==> flow/design.v <==
`timescale 1ns / 1ps
module alu_top (
    input  logic        clk,
    input  logic [31:0] op1,
    input  logic [31:0] op2,
    input  logic [3:0]  alu_ctrl,
    output logic [31:0] alu_result,
    output logic        zero
    );
logic [31:0] op1_q;
logic [31:0] op2_q;
logic [3:0]  alu_ctrl_q;
logic [31:0] result_d;
logic        zero_d;
always_ff @(posedge clk)
begin
    op1_q      <= op1;
    op2_q      <= op2;
    alu_ctrl_q <= alu_ctrl;
    alu_result <= result_d;
    zero       <= zero_d;
end
alu computation (
    .op1(op1_q),
    .op2(op2_q),
    .alu_ctrl(alu_ctrl_q),
    .alu_result(result_d),
    .zero(zero_d)
    );
endmodule

`timescale 1ns / 1ps
module alu (
    input logic [31:0] op1,
    input logic [31:0] op2,
    input logic [3:0] alu_ctrl,
    output logic [31:0] alu_result,
    output logic zero
    );
logic [31:0]add_result;
logic [31:0]sub_result;
logic [31:0]and_result;
logic [31:0]or_result;
logic [31:0]xor_result;
logic [31:0]sll_result;
logic [31:0]srl_result;
logic [31:0]sra_result;
logic [31:0]slt_result;
logic [31:0]sltu_result;
assign add_result = op1 + op2 ;
assign sub_result = op1 - op2 ;
assign or_result  = op1 | op2 ; 
assign and_result = op1 & op2 ;
assign xor_result  = op1 ^ op2 ;
assign sll_result  = op1 << op2 ;
assign srl_result  = op1 >> op2 ;
assign sra_result  = $signed(op1) >>> op2 ;
assign slt_result  = ($signed(op1) < $signed(op2)) ? 1 : 0 ;
assign sltu_result  = (op1 < op2) ? 1 : 0 ;
always@(*)
begin
    case(alu_ctrl)
       4'b0000: alu_result = add_result ;
       4'b1000: alu_result = sub_result ;
       4'b0001: alu_result = sll_result ;
       4'b0010: alu_result = slt_result ;
       4'b0011: alu_result = sltu_result ;
       4'b0100: alu_result = xor_result ;
       4'b0101: alu_result = srl_result ;
       4'b1101: alu_result = sra_result ;
       4'b0110: alu_result = or_result ;
       4'b0111: alu_result = and_result ;
       default: alu_result = 32'b0 ;
    endcase
end
assign zero = (alu_result == 0)? 1 : 0 ;    
endmodule
Tool chain data of alu_top
Tool output for the design above, in the order of the flow.
Lines are those of the file above, counted from 1.
{ "setup": {"design": "alu_top", "clock_port": "clk", "lib": "sky130hd", "lib_corner": "tt_025C_1v80"} }

After elaboration
Yosys after proc, flatten, opt, wreduce and memory -nomap, before mapping. Enables and synchronous resets that opt folds into registers are not counted as muxes. Memory bits, and registers merged into a memory's read port (data or address), are not among the register bits. Print and check cells are not counted.
{ "bits": {"n_memories": 0, "mem_bits_rw": 0, "mem_bits_ro": 0, "regBits": 101, "latch_bits": 0, "elab_cells": 30, "clocked_rd_ports_x_width": 0} }
{ "op_classes": {"add_sub_neg": 2, "n_shift": 3, "mul": 0, "n_logic": 3, "equal": 9, "compare": 2, "n_div": 0, "n_reduce_logical": 2, "muxes": 4} }
{ "ops": {"columns": ["operator", "count"], "rows": [
  ["case mux 32 bit (select 10 bit)", 1],
  ["< comparator 32 bit", 2],
  ["adder 32 bit", 1],
  ["subtractor 32 bit", 1],
  ["bitwise AND 32 bit", 1],
  ["bitwise OR 32 bit", 1],
  ["XOR 32 bit", 1],
  ["left shift 32 x 32 -> 32 bit", 1],
  [">> shifter 32 x 32 -> 32 bit", 1],
  [">>> shifter 32 x 32 -> 32 bit", 1],
  ["zero test 32 bit", 1],
  ["== test 4 x 3 -> 1 bit (second input constant)", 4],
  ["== test 4 x 2 -> 1 bit (second input constant)", 2],
  ["== test 4 bit (second input constant)", 2],
  ["== test 4 x 1 -> 1 bit (second input constant)", 1],
  ["zero test 4 bit", 1],
  ["2-to-1 mux 1 bit", 3]
]} }

Logic depth
Depth = most cells in a row (Yosys ltp): at word level without a register or memory, in the mapped netlist without a sequential cell, where the memories' decode and read muxes count.
{ "depth": {"word_depth": 5, "abc_area": 0, "depth_mapped": 19} }

Mapped cells and area
Source: synth_stat.txt of the flow (Yosys; design flattened, memories mapped). It holds for the ABC_AREA given above (unset counts as 0); a run with the other value may have another netlist.
Totals and module areas in this step are rounded.
{ "synth_totals": {"mapped_area_um2": 12300, "sequential_area_um2": 2020, "flip_flops": 101, "buffers": 135, "cell_count": 1631} }
{ "types": {"columns": ["cell", "count", "area_total_um2"], "rows": [
  ["sky130_fd_sc_hd__dfxtp_1", 101, 2.02E+03],
  ["sky130_fd_sc_hd__ha_1", 97, 1.21E+03],
  ["sky130_fd_sc_hd__mux4_2", 42, 945.907],
  ["sky130_fd_sc_hd__a21oi_1", 133, 665.638],
  ["sky130_fd_sc_hd__nor2_1", 157, 589.315],
  ["sky130_fd_sc_hd__mux2i_1", 50, 500.48],
  ["sky130_fd_sc_hd__nand2_1", 124, 465.446],
  ["sky130_fd_sc_hd__o21ai_0", 93, 465.446],
  ["sky130_fd_sc_hd__a211oi_1", 55, 412.896],
  ["sky130_fd_sc_hd__clkbuf_1", 95, 356.592],
  ["sky130_fd_sc_hd__inv_1", 91, 341.578],
  ["sky130_fd_sc_hd__o211ai_1", 34, 255.245],
  ["sky130_fd_sc_hd__nor3_1", 50, 250.24],
  ["sky130_fd_sc_hd__mux2_2", 21, 236.477],
  ["sky130_fd_sc_hd__o22ai_1", 34, 212.704],
  ["sky130_fd_sc_hd__nand3_1", 32, 160.154],
  ["sky130_fd_sc_hd__xnor2_1", 18, 157.651],
  ["sky130_fd_sc_hd__a31oi_1", 22, 137.632]
]} }
Other cell types: 69; their cells: 382.
By module: a second synthesis without flattening, with its own total; a netlist apart from the flattened one above.
{ "unflattened": {"cells_unflattened": 1704, "area_unflattened_um2": 12800} }
Rows give one instance, submodules left out.
{ "by_module": {"columns": ["module", "cells", "area_um2", "n_inst"], "rows": [
  ["alu", 1603, 10800, 1],
  ["alu_top", 101, 2020, 1]
]} }

Worst setup path after synthesis
Path of least setup slack by OpenSTA after synthesis, without wires, with an ideal clock, recovery checks aside; 20% of the period is set as input and as output delay. Where synthesis merged equal registers, the netlist keeps one of their names.
{ "synth_timing": {"path_type": "reg2reg", "from": "register op2_q[1]", "to": "register zero", "launch_ns": 0.000, "delay_ns": 5.408, "setup_ns": 0.073, "stages": 18, "slack_ns": 1.592, "t_arrival_ns": 5.335, "period_ns": 7.0, "period_less_setup_slack_ns": 5.408} }
"delay_ns" is the arrival time less input delay plus setup time.
"stages" counts driving pins, that of a launching flip-flop among them; a cell with two outputs on the path counts twice.
"period_less_setup_slack_ns" is the clock period less the worst setup slack; recovery checks do not enter. This is arithmetic on one report: input and output delays are still those of the set period (20% each).
{ "synth_between": {"cell_sequence": "sky130_fd_sc_hd__dfxtp_1 > sky130_fd_sc_hd__buf_4 > sky130_fd_sc_hd__inv_2 > sky130_fd_sc_hd__clkbuf_1 > sky130_fd_sc_hd__clkbuf_1 > sky130_fd_sc_hd__ha_1 > sky130_fd_sc_hd__a211oi_1 > sky130_fd_sc_hd__o21ai_0 > sky130_fd_sc_hd__nand3_1 > sky130_fd_sc_hd__o311ai_0 > sky130_fd_sc_hd__a311oi_1 > sky130_fd_sc_hd__or4b_4 > sky130_fd_sc_hd__or4_1 > sky130_fd_sc_hd__or3_1 > sky130_fd_sc_hd__or4_1 > sky130_fd_sc_hd__or4_1 > sky130_fd_sc_hd__or4b_1 > sky130_fd_sc_hd__nor3_2"} }
{ "synth_rtl": {"columns": ["item", "line_no", "source"], "rows": [
  ["from (decl)", 11, "logic [31:0] op2_q;"],
  ["from (assign)", 18, "op2_q      <= op2;"],
  ["to (assign)", 21, "zero       <= zero_d;"],
  ["to (decl)", 8, "output logic        zero"]
]} }
No chain of elaborated cells between the ends is given.
Some nets on the timed path still bear RTL names; the line given drives or declares the net.
{ "synth_named_nets": {"columns": ["signal", "line_no", "source"], "rows": [
  ["computation.alu_result[5]", 62, "case(alu_ctrl)"]
]} }

Path in the finished layout
From the final timing report of run B: the path of least setup slack in the routed layout; clock arrival at registers is part of the times.
{ "layout_timing": {"path_type": "reg2reg", "from": "register op2_q[2]", "to": "register zero", "slack_ns": -0.29, "period_ns": 4.69, "t_arrival_ns": 5.30, "setup_ns": 0.06, "stages": 14, "launch_ns": 0.39} }
{ "layout_between": {"cell_sequence": "sky130_fd_sc_hd__dfxtp_4 > sky130_fd_sc_hd__buf_6 > sky130_fd_sc_hd__mux2_4 > sky130_fd_sc_hd__mux4_2 > sky130_fd_sc_hd__o32ai_4 > sky130_fd_sc_hd__nor4_4 > sky130_fd_sc_hd__a311oi_2 > sky130_fd_sc_hd__or4b_4 > sky130_fd_sc_hd__or4_4 > sky130_fd_sc_hd__or3_4 > sky130_fd_sc_hd__or4_4 > sky130_fd_sc_hd__or4_1 > sky130_fd_sc_hd__or4b_4 > sky130_fd_sc_hd__nor3_4"} }
{ "layout_rtl": {"columns": ["item", "line_no", "source"], "rows": [
  ["from (decl)", 11, "logic [31:0] op2_q;"],
  ["from (assign)", 18, "op2_q      <= op2;"],
  ["to (assign)", 21, "zero       <= zero_d;"],
  ["to (decl)", 8, "output logic        zero"]
]} }
No chain of elaborated cells between the ends is given.
Some nets on the timed path still bear RTL names; the line given drives or declares the net.
{ "layout_named_nets": {"columns": ["signal", "line_no", "source"], "rows": [
  ["computation.alu_result[5]", 62, "case(alu_ctrl)"]
]} }

Lab notebook: alu_top

Design alu_top on sky130hd. What follows are 3 stored runs of the flow, each under its own settings; their order means nothing. The constraints put input and output delay at 20% of the set period each and load the outputs with 0.01 pF.
"period achieved" is the run's clock period less its worst setup slack. It is reckoned from that one timing run; input and output delays stay at 20% of the period that was set.
"time used up by the worst setup path" is the time allowed to the run's worst setup path (the clock period less input and output delay, where it has them) less its slack. Clock arrival times count: a late capture clock shortens it, a late launch clock lengthens it.
"power": no workload was simulated; the value follows from the tool's default switching activity.
Values from the reports are rounded here.

==> run A: settings <==
{ "ABC_AREA": 0, "CAP_MARGIN": 40, "CELL_PAD_IN_SITES_GLOBAL_PLACEMENT": 1, "CORE_ASPECT_RATIO": 1.35, "CORE_MARGIN": 7, "CORE_UTILIZATION": 17, "GPL_ROUTABILITY_DRIVEN": 0, "GPL_TIMING_DRIVEN": 0, "HOLD_SLACK_MARGIN": 0.23, "MIN_ROUTING_LAYER": "met2", "PLACE_DENSITY": 0.66, "SETUP_SLACK_MARGIN": 0.61, "period_ns": 4.37, "SLEW_MARGIN": 20 }
==> run A: results <==
stopped before the end: routing reported GRT-0232

==> run B: settings <==
{ "CORE_UTILIZATION": 40, "PLACE_DENSITY": 0.6, "period_ns": 4.69, "CAP_MARGIN": 20, "CORE_MARGIN": 2, "SLEW_MARGIN": 20 }
==> run B: results <==
utilization of the finished layout: 55.8 %
power: 3.58 mW
die footprint: 32,200 µm²
time used up by the worst setup path: 4.98 ns
worst setup path type: reg2reg
final worst hold slack: 0.923 ns
standard-cell area after layout: 17,000 µm²
period achieved: 4.978 ns
worst setup slack after layout: -0.288 ns
post-synthesis cell area: 12,300 µm²
post-route setup TNS: -0.288 ns

==> run C: settings <==
{ "ABC_AREA": 0, "CORE_UTILIZATION": 32, "CTS_CLUSTER_DIAMETER": 129, "GPL_TIMING_DRIVEN": 0, "HOLD_SLACK_MARGIN": 0.24, "MAX_ROUTING_LAYER": "met5", "MIN_ROUTING_LAYER": "met1", "PLACE_DENSITY": 0.9, "SETUP_SLACK_MARGIN": 0.74, "period_ns": 5.74, "CAP_MARGIN": 20, "CORE_MARGIN": 2, "SLEW_MARGIN": 20 }
==> run C: results <==
utilization of the finished layout: 41.5 %
power: 2.91 mW
die footprint: 40,000 µm²
time used up by the worst setup path: 5.22 ns
worst setup path type: reg2reg
final worst hold slack: 0.870 ns
standard-cell area after layout: 15,700 µm²
period achieved: 5.220 ns
worst setup slack after layout: 0.520 ns
post-synthesis cell area: 12,300 µm²
post-route setup TNS: 0.000 ns
